==> flow/design.v <==
module s_axi_reg #(
    parameter DATA_WIDTH = 32,
    parameter ADDR_WIDTH = 32,
    parameter BRAM_QUANTITY = 6,
    parameter INTERNAL_ADDR_RANGE = 128,
    parameter ADDR_QUANTITY = 4
) (
    output logic [DATA_WIDTH * BRAM_QUANTITY - 1:0] m_bram_o,
    input                           clk,
    input                           areset,
    input  logic [ADDR_WIDTH - 1:0] awaddr_i,
    input  logic                    awvalid_i,
    output logic                    awready_o,
    input  logic [DATA_WIDTH - 1:0] wdata_i,
    input  logic [             3:0] wstrb_i,
    input  logic                    wvalid_i,
    output logic                    wready_o,
    input  logic [ADDR_WIDTH - 1:0] araddr_i,
    input  logic                    arvalid_i,
    output logic                    arready_o,
    output logic [DATA_WIDTH - 1:0] rdata_o,
    output logic                    rvalid_o,
    input  logic                    rready_i,
    output logic [             1:0] bresp_o,
    output logic                    bvalid_o,
    input  logic                    bready_i,
    input  logic [2:0] master_status_i,
    output logic       status_read_o,
    output logic       master_start_o
);
  logic [DATA_WIDTH - 1:0] BRAM[0 : BRAM_QUANTITY - 1];
  generate
    for (genvar j = 0; j < BRAM_QUANTITY; j++) begin : g_bram_o
      assign m_bram_o[j*DATA_WIDTH +: DATA_WIDTH] = BRAM[j];
    end
  endgenerate
  logic [ADDR_WIDTH - 1:0] write_addr;
  logic [ADDR_WIDTH - 1:0] read_addr;
  logic [DATA_WIDTH - 1:0] wdata_ff;
  logic [DATA_WIDTH - 1:0] rdata_ff;
  logic [             3:0] wstrb_ff;
  logic                    has_addr;
  logic                    has_data;
  logic                    awrite_handshake;
  logic                    write_handshake;
  logic                    resp_handshake;
  logic                    aread_handshake;
  logic                    read_handshake;
  logic                    awcorrect;
  logic                    can_write;
  logic [ADDR_WIDTH - 1:0] write_addr_index;
  assign awrite_handshake = awvalid_i && awready_o;
  assign aread_handshake = arvalid_i && arready_o;
  assign write_handshake = wvalid_i && wready_o;
  assign read_handshake = rvalid_o && rready_i;
  assign awcorrect = write_addr < BRAM_QUANTITY - 1;
  assign write_addr_index = write_addr;
  assign can_write = has_addr && has_data && awcorrect;
  assign rdata_o = rdata_ff;
  always_ff @(posedge clk or negedge areset) begin
    if (~areset) begin
      master_start_o <= '0;
    end else begin
      if (resp_handshake && write_addr == 0 && wdata_ff == 1) begin
        master_start_o <= 1;
      end
      if (master_start_o == 1) begin
        master_start_o <= 0;
      end
    end
  end
  always_ff @(posedge clk or negedge areset) begin
    if (~areset) begin
      awready_o <= 1;
    end else begin
      if (awrite_handshake) begin
        awready_o <= 0;
      end
      if (resp_handshake) begin
        awready_o <= 1;
      end
    end
  end
  always_ff @(posedge clk or negedge areset) begin
    if (~areset) begin
      arready_o <= 1;
    end else begin
      if (aread_handshake) begin
        arready_o <= 0;
      end
      if (read_handshake) begin
        arready_o <= 1;
      end
    end
  end
  always_ff @(posedge clk or negedge areset) begin
    if (~areset) begin
      write_addr <= 0;
    end else begin
      if(awrite_handshake) begin
        write_addr <= (awaddr_i[ADDR_QUANTITY * 4:0] >> 2);
      end
    end
  end
  assign read_addr = (araddr_i[ADDR_QUANTITY * 4:0] >> 2);
  always_ff @(posedge clk or negedge areset) begin
    if (~areset) begin
      wready_o <= 1;
    end else begin
      if (write_handshake) begin
        wready_o <= 0;
      end
      if (resp_handshake) begin
        wready_o <= 1;
      end
    end
  end
  always_ff @(posedge clk or negedge areset) begin
    if (~areset) begin
      rvalid_o <= 0;
    end else begin
      if (aread_handshake) begin
        rvalid_o <= 1;
      end
      if (read_handshake) begin
        rvalid_o <= 0;
      end
    end
  end
  always_ff @(posedge clk or negedge areset) begin
    if (~areset) begin
      wdata_ff <= 0;
      wstrb_ff <= 0;
    end else begin
      if (write_handshake) begin
        wdata_ff <= wdata_i;
        wstrb_ff <= wstrb_i;
      end
    end
  end
  generate
    for (genvar i = 0; i < BRAM_QUANTITY; i++) begin : g_bram
      always_ff @(posedge clk or negedge areset) begin
        if (~areset) begin
          BRAM[i] <= 0;
        end else begin
          if (can_write && write_addr_index == i) begin
            if (wstrb_ff[0] == 1) BRAM[i][7:0] <= wdata_ff[7:0];
            if (wstrb_ff[1] == 1) BRAM[i][(8*1)+7:(8*1)] <= wdata_ff[(8*1)+7:(8*1)];
            if (wstrb_ff[2] == 1) BRAM[i][(8*2)+7:(8*2)] <= wdata_ff[(8*2)+7:(8*2)];
            if (wstrb_ff[3] == 1) BRAM[i][(8*3)+7:(8*3)] <= wdata_ff[(8*3)+7:(8*3)];
          end
        end
      end
    end
  endgenerate
  always_ff @(posedge clk or negedge areset) begin
    if (~areset) begin
      rdata_ff <= 0;
    end else begin
      if (aread_handshake) begin
        rdata_ff <= read_addr < BRAM_QUANTITY - 1 ? BRAM[read_addr[2:0]] : DATA_WIDTH'(master_status_i);
      end
    end
  end
  assign status_read_o = aread_handshake && read_addr >= BRAM_QUANTITY - 1 ? 1 : 0;
  assign resp_handshake = bvalid_o && bready_i;
  always_ff @(posedge clk or negedge areset) begin
    if (~areset) begin
      bvalid_o <= 0;
    end else begin
      if (has_addr && has_data) begin
        bvalid_o <= 1;
      end
      if (resp_handshake) begin
        bvalid_o <= 0;
      end
    end
  end
  always_ff @(posedge clk or negedge areset) begin
    if (~areset) begin
      bresp_o <= 0;
    end else begin
      if (has_addr) begin
        bresp_o <= awcorrect ? 0 : 2;
      end
      if (resp_handshake) begin
        bresp_o <= 0;
      end
    end
  end
  always_ff @(posedge clk or negedge areset) begin
    if (~areset) begin
      has_addr <= 0;
    end else begin
      if (awrite_handshake) begin
        has_addr <= 1;
      end
      if (resp_handshake) begin
        has_addr <= 0;
      end
    end
  end
  always_ff @(posedge clk or negedge areset) begin
    if (~areset) begin
      has_data <= 0;
    end else begin
      if (write_handshake) begin
        has_data <= 1;
      end
      if (resp_handshake) begin
        has_data <= 0;
      end
    end
  end
endmodule
module m_axi_reg #(
    parameter DATA_WIDTH = 32,
    parameter ADDR_WIDTH = 32,
    parameter BRAM_QUANTITY = 6,
    parameter AWSIZE = (DATA_WIDTH >> 3)
) (
    input                           clk,
    input                           areset,
    input  logic [DATA_WIDTH * BRAM_QUANTITY - 1:0] bram_i,
    output logic [             3:0] awid_o,
    output logic [             7:0] awlen_o,
    output logic [             2:0] awsize_o,
    output logic [             1:0] awburst_o,
    output logic [ADDR_WIDTH - 1:0] awaddr_o,
    output logic                    awvalid_o,
    input  logic                    awready_i,
    output logic [             3:0] wid_o,
    output logic [DATA_WIDTH - 1:0] wdata_o,
    output logic [             3:0] wstrb_o,
    output logic                    wlast_o,
    output logic                    wvalid_o,
    input  logic                    wready_i,
    input  logic [             3:0] bid_i,
    input  logic [             1:0] bresp_i,
    input  logic                    bvalid_i,
    output logic                    bready_o,
    output logic [             2:0] master_status_o,
    input  logic                    status_read_i,
    input  logic                    master_start_i
);
  logic [DATA_WIDTH - 1:0]             current_burst_cnt;
  logic [DATA_WIDTH - 1:0]             burst_len;
  logic [             3:0] awid_ff;
  localparam ENABLED = 0, ADDR_W_0 = 1, ADDR_W_1 = 2, LENGTH = 3, INCR_STEP = 4, BTYPE = 5, STATUS = 6;
  logic [DATA_WIDTH - 1:0] BRAM [0 : BRAM_QUANTITY - 1];
  generate
    for (genvar j = 0; j < BRAM_QUANTITY; j++) begin : g_bram_i
      assign BRAM[j] = bram_i[j*DATA_WIDTH +: DATA_WIDTH];
    end
  endgenerate
  logic                     awrite_handshake;
  logic                     write_handshake;
  logic                     response_handshake;
  logic                     is_last_burst;
  logic [DATA_WIDTH - 1:0]  counter_ff;
  logic                     start_transaction;
  logic                     making_transaction;
  logic                     burst_processing;
  logic                     finished_transaction;
  logic                     enabled_last;
  assign awrite_handshake = awvalid_o && awready_i;
  assign write_handshake = wvalid_o && wready_i;
  assign response_handshake = bvalid_i && bready_o;
  assign is_last_burst = current_burst_cnt + 1 >= burst_len;
  assign awid_o = awid_ff;
  assign wid_o = awid_ff;
  always_ff @(posedge clk or negedge areset) begin
    if (~areset) begin
      master_status_o <= '0;
    end else begin
      if(status_read_i) begin
        master_status_o <= '0;
      end
      if(response_handshake) begin
        master_status_o <= { 1'b1, bresp_i };
      end
    end
  end
  always_ff @(posedge clk or negedge areset) begin
    if (~areset) begin
      awid_ff <= '0;
    end else begin
      if(finished_transaction) begin
        awid_ff <= awid_ff + 1;
      end
    end
  end
  assign start_transaction = master_start_i;
  always_ff @(posedge clk or negedge areset) begin
    if (~areset) begin
      making_transaction <= '0;
    end else begin
      if(start_transaction) begin
        making_transaction <= 1;
      end
      if(response_handshake) begin
        making_transaction <= 0;
      end
    end
  end
  always_ff @(posedge clk or negedge areset) begin
    if (~areset) begin
      finished_transaction <= '0;
    end else begin
      if(finished_transaction) begin
        finished_transaction <= 0;
      end
      if(response_handshake) begin
        finished_transaction <= 1;
      end
    end
  end
  always_ff @(posedge clk or negedge areset) begin
    if (~areset) begin
      burst_processing <= 0;
    end else begin
      if(awrite_handshake) begin
        burst_processing <= 1;
      end
      if(wlast_o && write_handshake) begin
        burst_processing <= 0;
      end
    end
  end
  always_ff @(posedge clk or negedge areset) begin
    if (~areset) begin
      awvalid_o <= '0;
    end else begin
      if(start_transaction && !making_transaction) begin
        awvalid_o <= 1;
      end
      if(awrite_handshake) begin
        awvalid_o <= 0;
      end
    end
  end
  assign awaddr_o = ADDR_WIDTH'({ BRAM[ADDR_W_1], BRAM[ADDR_W_0] });
  always_ff @(posedge clk or negedge areset) begin
    if (~areset) begin
      wvalid_o <= '0;
    end else begin
      if(burst_processing && !wvalid_o) 
        wvalid_o <= 1;
      if(write_handshake) 
        wvalid_o <= 0;
    end
  end
  always_ff @(posedge clk or negedge areset) begin
    if (~areset) begin
      wdata_o <= '0;
      wstrb_o <= '1;
    end else begin
      if(awrite_handshake) begin
        wdata_o <= counter_ff;
      end
      if(burst_processing && write_handshake) begin
        wdata_o <= counter_ff + BRAM[INCR_STEP];
      end
    end
  end
  always_ff @(posedge clk or negedge areset) begin
    if (~areset) begin
      bready_o <= '0;
    end else begin
      if(awrite_handshake) begin
        bready_o <= 1;
      end
      if(response_handshake) begin
        bready_o <= 0;
      end
    end
  end
  always_ff @(posedge clk or negedge areset) begin
    if (~areset) begin
      awburst_o <= 0;
      awsize_o <= 'b010;
    end else begin
      if(start_transaction)
      begin
        awburst_o <= 2'b01;
        awsize_o <= 3'b010;
      end
    end
  end
  always_ff @(posedge clk or negedge areset) begin
    if (~areset) begin
      awlen_o <= 0;
    end else begin
      if(start_transaction) begin
        awlen_o <= 8'((BRAM[LENGTH] / AWSIZE) - 1);
      end
    end
  end
  assign wlast_o = is_last_burst;
  assign burst_len = DATA_WIDTH'(awlen_o) + 1;
  always_ff @(posedge clk or negedge areset) begin
    if (~areset) begin
      current_burst_cnt <= 0;
    end else begin
      if(start_transaction && !making_transaction) begin
        current_burst_cnt <= 0;
      end
      if(burst_processing && write_handshake) begin
        if(is_last_burst) 
          current_burst_cnt <= 0;
        else 
          current_burst_cnt <= current_burst_cnt + 1;
      end
    end
  end
  always_ff @(posedge clk or negedge areset) begin
    if (~areset) begin
      counter_ff <= '0;
    end else begin
      if(burst_processing && write_handshake) begin
        counter_ff <= counter_ff + BRAM[INCR_STEP];
      end
      if(finished_transaction) begin
        counter_ff <= '0;
      end
    end
  end
endmodule
module master_top#(
    parameter DATA_WIDTH = 32,
    parameter ADDR_WIDTH = 32,
    parameter BRAM_QUANTITY = 6,
    parameter INTERNAL_ADDR_RANGE = 128
)(
    input                           clk,
    input                           areset,
    input  logic [             3:0] awid_i,
    input  logic [ADDR_WIDTH - 1:0] awaddr_i,
    input  logic                    awvalid_i,
    output logic                    awready_o,
    input  logic [             3:0] wid_i,
    input  logic [DATA_WIDTH - 1:0] wdata_i,
    input  logic [             3:0] wstrb_i,
    input  logic                    wlast_i,
    input  logic                    wvalid_i,
    output logic                    wready_o,
    input  logic [             3:0] arid_i,
    input  logic [ADDR_WIDTH - 1:0] araddr_i,
    input  logic                    arvalid_i,
    output logic                    arready_o,
    output logic [             3:0] rid_o,
    output logic [DATA_WIDTH - 1:0] rdata_o,
    output logic                    rlast_o,
    output logic                    rvalid_o,
    input  logic                    rready_i,
    output logic [             3:0] bid_o,
    output logic [             1:0] bresp_o,
    output logic                    bvalid_o,
    input  logic                    bready_i,
    output logic [             3:0] m_awid_o,
    output logic [             7:0] m_awlen_o,
    output logic [             2:0] m_awsize_o,
    output logic [             1:0] m_awburst_o,
    output logic [ADDR_WIDTH - 1:0] m_awaddr_o,
    output logic                    m_awvalid_o,
    input  logic                    m_awready_i,
    output logic [             3:0] m_wid_o,
    output logic [DATA_WIDTH - 1:0] m_wdata_o,
    output logic [             3:0] m_wstrb_o,
    output logic                    m_wlast_o,
    output logic                    m_wvalid_o,
    input  logic                    m_wready_i,
    input  logic [             3:0] m_bid_i,
    input  logic [             1:0] m_bresp_i,
    input  logic                    m_bvalid_i,
    output logic                    m_bready_o
);
wire [DATA_WIDTH * BRAM_QUANTITY - 1:0] m_bram;
assign rid_o   = 4'd0;
assign bid_o   = 4'd0;
assign rlast_o = 1'b1;
wire [             2:0] master_status;
wire                    master_start;
wire                    status_read;
s_axi_reg #(
    .DATA_WIDTH (DATA_WIDTH),
    .ADDR_WIDTH (ADDR_WIDTH),
    .BRAM_QUANTITY (BRAM_QUANTITY),
    .INTERNAL_ADDR_RANGE (INTERNAL_ADDR_RANGE)
) axi_slave_0
(
    .clk            (clk),
    .areset         (areset),
    .m_bram_o       (m_bram),
    .awaddr_i       (awaddr_i),
    .awvalid_i      (awvalid_i),
    .awready_o      (awready_o),
    .wdata_i        (wdata_i),
    .wstrb_i        (wstrb_i),
    .wvalid_i       (wvalid_i),
    .wready_o       (wready_o),
    .bresp_o        (bresp_o),
    .bvalid_o       (bvalid_o),
    .araddr_i       (araddr_i),
    .arvalid_i      (arvalid_i),
    .rready_i       (rready_i),
    .bready_i       (bready_i),
    .arready_o      (arready_o),
    .rvalid_o       (rvalid_o),
    .rdata_o        (rdata_o),
    .master_status_i(master_status),
    .status_read_o  (status_read),
    .master_start_o (master_start)
);
m_axi_reg #(
    .DATA_WIDTH (DATA_WIDTH),
    .ADDR_WIDTH (ADDR_WIDTH),
    .BRAM_QUANTITY (BRAM_QUANTITY)
) axi_master_0
(
    .clk            (clk),
    .areset         (areset),
    .bram_i         (m_bram),
    .awid_o         (m_awid_o),
    .awlen_o        (m_awlen_o),
    .awsize_o       (m_awsize_o),
    .awburst_o      (m_awburst_o),
    .awaddr_o       (m_awaddr_o),
    .awvalid_o      (m_awvalid_o),
    .awready_i      (m_awready_i),
    .wid_o          (m_wid_o),
    .wdata_o        (m_wdata_o),
    .wstrb_o        (m_wstrb_o),
    .wlast_o        (m_wlast_o),
    .wvalid_o       (m_wvalid_o),
    .wready_i       (m_wready_i),
    .bid_i          (m_bid_i),
    .bresp_i        (m_bresp_i),
    .bvalid_i       (m_bvalid_i),
    .bready_o       (m_bready_o),
    .master_status_o(master_status),
    .status_read_i  (status_read),
    .master_start_i (master_start)
);
endmodule
Tool chain data of master_top:

What the tools print for master_top, step after step.
Lines are those of the file above, counted from 1.
Operators carry their Yosys type and port widths (W data, S select, Z words).
Cell names lack the library's common part.
A cell with - has no value.

* design top: master_top
* clock input: clk
* library: sky130hd
* timing corner: tt_025C_1v80

Word level:

Source: Yosys, flattened and elaborated. Widths are those after wreduce. Registers that Yosys merges into a memory's read port (data or address) are not register bits. Print and check cells do not count. Equal cells are merged and count once.

* add/sub/neg operators: 5
* order comparisons: 4
* eq/ne operators: 11
* multiplexer cells: 41
* reductions and logical operators: 65

Operators with widths (number)
* $mux W32: 8
* $pmux W32 S6: 1
* $reduce_and A2 Y1: 24
* $add A32 B1 Y32 const B: 1
* $eq A32 B1 Y1 const B: 1
* $add A32 B32 Y32: 1
* $ge A32 B9 Y1: 1
* $logic_not A32 Y1: 1
* $eq A15 B2 Y1 const B: 2
* $lt A15 B3 Y1 const B: 2
* $eq A15 B3 Y1 const B: 2
* $reduce_bool A2 Y1: 14
* $mux W1: 27
* $logic_and A1 B1 Y1: 23
* $eq A15 B1 Y1 const B: 1
* $ge A15 B3 Y1 const B: 1
* $add A8 B1 Y9 const B: 1
* $sub A8 B1 Y8 const B: 1
* $eq A3 B2 Y1 const B: 2
* $eq A3 B3 Y1 const B: 2
* $mux W3: 2
* $mux W2: 3
* $add A4 B1 Y4 const B: 1
* $eq A3 B1 Y1 const B: 1
* $logic_not A3 Y1: 1
* $logic_not A1 Y1: 2

* bits in registers: 403
* output and inout port bits: 141
* cells after elaboration: 176

Logic depth:

Depth = most cells in a row (Yosys ltp): at word level without a register or memory, in the mapped netlist without a sequential cell, where the memories' decode and read muxes count.

* word-level depth: 5
* ABC_AREA: 0
* gate-level depth with buffers: 13
* depth with buffers taken out: 12

Mapped cells and area:

Yosys stat after the flow's synthesis: flattened, memories mapped to cells. It holds for the ABC_AREA given above (unset counts as 0); a run with the other value may have another netlist.
The area totals of this step are shown rounded.

* cell count: 1743
* cell area after synthesis: 0.0193 sq mm
* flip-flops: 402
* buffers: 132

Cell types
* dfrtp_1: number 399, area in all 9.98E+03 sq um
* mux2_2: number 216, area in all 2.43E+03 sq um
* a21oi_1: number 130, area in all 650.624 sq um
* mux2i_1: number 64, area in all 640.614 sq um
* nand2_1: number 159, area in all 596.822 sq um
* ha_1: number 44, area in all 550.528 sq um
* o21ai_0: number 94, area in all 470.451 sq um
* clkbuf_1: number 101, area in all 379.114 sq um
* nor2_1: number 83, area in all 311.549 sq um
* xnor2_1: number 33, area in all 289.027 sq um
* and3_1: number 34, area in all 212.704 sq um
* xor2_1: number 23, area in all 201.443 sq um
* a22o_1: number 22, area in all 192.685 sq um
* buf_4: number 23, area in all 172.666 sq um
* a211oi_1: number 21, area in all 157.651 sq um
* o221ai_1: number 18, area in all 157.651 sq um
* a21o_1: number 19, area in all 142.637 sq um
* o31ai_1: number 19, area in all 142.637 sq um

Other cell types: 57; their cells: 241.
By module: a second synthesis without flattening, with its own total; a netlist apart from the flattened one above.

* cell total of the unflattened synthesis: 1782
* area total of the unflattened synthesis: 0.02 sq mm

Rows give one instance, submodules left out.

By module
* s_axi_reg: times used 1, cells 943, area 0.0124 sq mm, seq. area 0.00711 sq mm
* m_axi_reg: times used 1, cells 828, area 0.00752 sq mm, seq. area 0.00295 sq mm
* master_top: times used 1, cells 11, area 0.0000751 sq mm, seq. area 0 sq mm

Path before layout:

Source: OpenSTA report_checks on the synthesized netlist (no wires, ideal clock, input and output delay 20% of the period each), path of least setup slack; recovery checks are left aside. Register names are those of the netlist, which keeps one name where synthesis merged equal registers.

* kind: reg2out
* from: reg axi_master_0.current_burst_cnt[2]
* to: out m_wlast_o
* period: 8000 ps
* external output delay: 1600 ps
* arrival: 2672 ps
* required time: 6400 ps
* slack: 3728 ps
* path delay: 2672 ps
* stages on the path: 13
* path buffers: 1
* synthesis period reached: 4272 ps

"path delay" is the arrival time less input delay plus setup time.
A path that ends at an output port has no setup time.
"stages on the path": output pins that drive a net of the path, with the launching flip-flop's if there is one; two outputs of one cell count as two.
"synthesis period reached" is the clock period less the worst setup slack; recovery checks do not enter. This is arithmetic on one report: input and output delays are still those of the set period (20% each).
The rows between start and end are the longest chain of elaborated cells between them; the timing report does not say that the signal goes this way. Where chains are equally long, one stands for them.
A line is the first line of the expression or statement that the cell stems from. Yosys adds cells for indexed reads and writes and turns some case tables into memories.
A register here has more assigning lines than the two given.

* cell sequence: dfrtp_1 and3_2 and3_1 clkbuf_1 nand2_1 xnor2_1 ha_1 a21o_1 a21oi_1 o2111ai_1 nor4_1 o211ai_1 or3_1
* cells in the longest elaborated chain: 2
* elaborated cells on any way between the ends: 2
* those cells by class: add/sub (1); compare (1)

RTL lines, path post-synthesis
* start, declared: line 247 `logic [DATA_WIDTH - 1:0]             current_burst_cnt;`
* start, assigned: line 404 `current_burst_cnt <= 0;`
* start, assigned: line 413 `current_burst_cnt <= current_burst_cnt + 1;`
* $add A32 B1 Y32: line 270 `assign is_last_burst = current_burst_cnt + 1 >= burst_len;`
* $ge A32 B9 Y1: line 270
* end, declared: line 471 `output logic                    m_wlast_o,`

Path in the finished layout:

From the final timing report of record 1: the path of least setup slack in the routed layout; clock arrival at registers is part of the times.
The report prints the path's times to 10 ps; the period is as set.

* kind: reg2out
* from: reg axi_master_0.current_burst_cnt[2]
* to: out m_wlast_o
* period: 6290 ps
* external output delay: 1260 ps
* arrival: 4520 ps
* required time: 5030 ps
* slack: 510 ps
* stages on the path: 14
* path buffers: 2

The rows between start and end are the longest chain of elaborated cells between them; the timing report does not say that the signal goes this way. Where chains are equally long, one stands for them.
A register here has more assigning lines than the two given.

* cell sequence: dfrtp_1 and3_2 and3_1 clkbuf_1 nand2_1 xnor2_1 ha_1 a21o_1 a21oi_1 o2111ai_1 nor4_1 o211ai_1 or3_1 clkdlybuf4s50_1
* cells in the longest elaborated chain: 2
* elaborated cells on any way between the ends: 2
* those cells by class: add/sub (1); compare (1)

RTL lines, path post-layout
* start, declared: line 247 `logic [DATA_WIDTH - 1:0]             current_burst_cnt;`
* start, assigned: line 404 `current_burst_cnt <= 0;`
* start, assigned: line 413 `current_burst_cnt <= current_burst_cnt + 1;`
* $add A32 B1 Y32: line 270 `assign is_last_burst = current_burst_cnt + 1 >= burst_len;`
* $ge A32 B9 Y1: line 270
* end, declared: line 471 `output logic                    m_wlast_o,`

Wiki page: master_top / flow data

Settings and measured results of 4 stored flow runs for module master_top (sky130hd), not sorted in any way. The constraints put input and output delay at 20% of the set period each and load the outputs with 0.01 pF.
"period achieved" = clock period - worst setup slack. The figure is calculated, with input and output delays left at 20% of the set period.
"worst setup path time" = time allowed to the worst setup path (clock period - input delay - output delay, where it has them) - its slack; a late launch clock adds to it, a late capture clock takes from it.
"total power after layout": no workload was simulated; the value follows from the tool's default switching activity.
"worst setup path time" is given in steps of 10 ps.
Values from the reports are rounded here.

### Record 1

==> flow/run.sh <==
#!/bin/bash
# the make line also repeats the synthesis and layout settings of config.mk as NAME=value (left out here)
make -C /OpenROAD-flow-scripts/flow DESIGN_CONFIG=/design/flow/config.mk WORK_HOME=/design/flow/orfs CLKGATE_MAP_FILE= finish
==> flow/config.mk <==
export PLATFORM = sky130hd
export DESIGN_NAME = master_top
export DESIGN_NICKNAME = master_top
export VERILOG_FILES = /design/flow/design.v
export SDC_FILE = /design/flow/constraint.sdc
export NUM_CORES = 4
export LEC_CHECK = 0
export CAP_MARGIN = 20
export CELL_PAD_IN_SITES_DETAIL_PLACEMENT = 1
export CELL_PAD_IN_SITES_GLOBAL_PLACEMENT = 1
export CORE_ASPECT_RATIO = 0.69
export CORE_MARGIN = 8
export CORE_UTILIZATION = 22
export CTS_CLUSTER_DIAMETER = 184
export GPL_ROUTABILITY_DRIVEN = 1
export GPL_TIMING_DRIVEN = 0
export HOLD_SLACK_MARGIN = 0.12
export MIN_ROUTING_LAYER = met1
export PLACE_DENSITY_LB_ADDON = 0.24
export SETUP_SLACK_MARGIN = -0.27
export SLEW_MARGIN = 30
export TNS_END_PERCENT = 45
==> flow/constraint.sdc <==
create_clock -name core_clock -period 6.29 [get_ports {clk}]
set_input_delay 1.2580 -clock core_clock [delete_from_list [all_inputs] [get_ports {clk}]]
set_output_delay 1.2580 -clock core_clock [all_outputs]
set_load 0.01 [all_outputs]

Results of record 1:
- Total power after layout: 7.04 mW
- Period achieved: 5,781 ps
- Utilization of the finished layout: 28.1 %
- Worst slack on setup checks: 509 ps
- Standard-cell area after routing: 0.0245 sq mm
- Total negative setup slack: 0 ps
- Worst setup path time: 4,520 ps
- Kind of the worst setup path: reg2out
- Post-route worst hold slack: 454 ps
- Area of the synthesized netlist: 0.0193 sq mm
- Die footprint: 0.0977 sq mm

### Record 2

==> flow/run.sh <==
#!/bin/bash
# the make line also repeats the synthesis and layout settings of config.mk as NAME=value (left out here)
make -C /OpenROAD-flow-scripts/flow DESIGN_CONFIG=/design/flow/config.mk WORK_HOME=/design/flow/orfs CLKGATE_MAP_FILE= finish
==> flow/config.mk <==
export PLATFORM = sky130hd
export DESIGN_NAME = master_top
export DESIGN_NICKNAME = master_top
export VERILOG_FILES = /design/flow/design.v
export SDC_FILE = /design/flow/constraint.sdc
export NUM_CORES = 4
export LEC_CHECK = 0
export ABC_AREA = 0
export CAP_MARGIN = 20
export CELL_PAD_IN_SITES_DETAIL_PLACEMENT = 0
export CELL_PAD_IN_SITES_GLOBAL_PLACEMENT = 3
export CORE_ASPECT_RATIO = 1.58
export CORE_MARGIN = 7
export CORE_UTILIZATION = 40
export GPL_ROUTABILITY_DRIVEN = 1
export PLACE_DENSITY_LB_ADDON = 0.19
export SLEW_MARGIN = 20
export TNS_END_PERCENT = 65
==> flow/constraint.sdc <==
create_clock -name core_clock -period 8.0 [get_ports {clk}]
set_input_delay 1.6000 -clock core_clock [delete_from_list [all_inputs] [get_ports {clk}]]
set_output_delay 1.6000 -clock core_clock [all_outputs]
set_load 0.01 [all_outputs]

Results of record 2:
- Total power after layout: 5.14 mW
- Period achieved: 5,698 ps
- Utilization of the finished layout: 48.1 %
- Worst slack on setup checks: 2,300 ps
- Standard-cell area after routing: 0.023 sq mm
- Total negative setup slack: 0 ps
- Worst setup path time: 4,100 ps
- Kind of the worst setup path: reg2out
- Post-route worst hold slack: 375 ps
- Area of the synthesized netlist: 0.0193 sq mm
- Die footprint: 0.0548 sq mm

### Record 3

==> flow/run.sh <==
#!/bin/bash
# the make line also repeats the synthesis and layout settings of config.mk as NAME=value (left out here)
make -C /OpenROAD-flow-scripts/flow DESIGN_CONFIG=/design/flow/config.mk WORK_HOME=/design/flow/orfs CLKGATE_MAP_FILE= finish
==> flow/config.mk <==
export PLATFORM = sky130hd
export DESIGN_NAME = master_top
export DESIGN_NICKNAME = master_top
export VERILOG_FILES = /design/flow/design.v
export SDC_FILE = /design/flow/constraint.sdc
export NUM_CORES = 4
export LEC_CHECK = 0
export ABC_AREA = 0
export CAP_MARGIN = 20
export CELL_PAD_IN_SITES_DETAIL_PLACEMENT = 1
export CELL_PAD_IN_SITES_GLOBAL_PLACEMENT = 0
export CORE_MARGIN = 2
export CORE_UTILIZATION = 67
export CTS_CLUSTER_SIZE = 84
export GPL_ROUTABILITY_DRIVEN = 1
export GPL_TIMING_DRIVEN = 0
export PLACE_DENSITY_LB_ADDON = 0.17
export SLEW_MARGIN = 15
==> flow/constraint.sdc <==
create_clock -name core_clock -period 6.58 [get_ports {clk}]
set_input_delay 1.3160 -clock core_clock [delete_from_list [all_inputs] [get_ports {clk}]]
set_output_delay 1.3160 -clock core_clock [all_outputs]
set_load 0.01 [all_outputs]

Outcome of record 3: no results, placement failed with DPL-0033

### Record 4

==> flow/run.sh <==
#!/bin/bash
# the make line also repeats the synthesis and layout settings of config.mk as NAME=value (left out here)
make -C /OpenROAD-flow-scripts/flow DESIGN_CONFIG=/design/flow/config.mk WORK_HOME=/design/flow/orfs CLKGATE_MAP_FILE= finish
==> flow/config.mk <==
export PLATFORM = sky130hd
export DESIGN_NAME = master_top
export DESIGN_NICKNAME = master_top
export VERILOG_FILES = /design/flow/design.v
export SDC_FILE = /design/flow/constraint.sdc
export NUM_CORES = 4
export LEC_CHECK = 0
export ABC_AREA = 0
export CAP_MARGIN = 20
export CELL_PAD_IN_SITES_GLOBAL_PLACEMENT = 1
export CORE_ASPECT_RATIO = 0.84
export CORE_MARGIN = 7
export CORE_UTILIZATION = 40
export GPL_ROUTABILITY_DRIVEN = 0
export PLACE_DENSITY = 0.46
export SLEW_MARGIN = 20
export TNS_END_PERCENT = 65
==> flow/constraint.sdc <==
create_clock -name core_clock -period 8.0 [get_ports {clk}]
set_input_delay 1.6000 -clock core_clock [delete_from_list [all_inputs] [get_ports {clk}]]
set_output_delay 1.6000 -clock core_clock [all_outputs]
set_load 0.01 [all_outputs]

Results of record 4:
- Total power after layout: 5.44 mW
- Period achieved: 5,903 ps
- Utilization of the finished layout: 49.1 %
- Worst slack on setup checks: 2,100 ps
- Standard-cell area after routing: 0.0233 sq mm
- Total negative setup slack: 0 ps
- Worst setup path time: 4,300 ps
- Kind of the worst setup path: reg2out
- Post-route worst hold slack: 376 ps
- Area of the synthesized netlist: 0.0193 sq mm
- Die footprint: 0.0547 sq mm
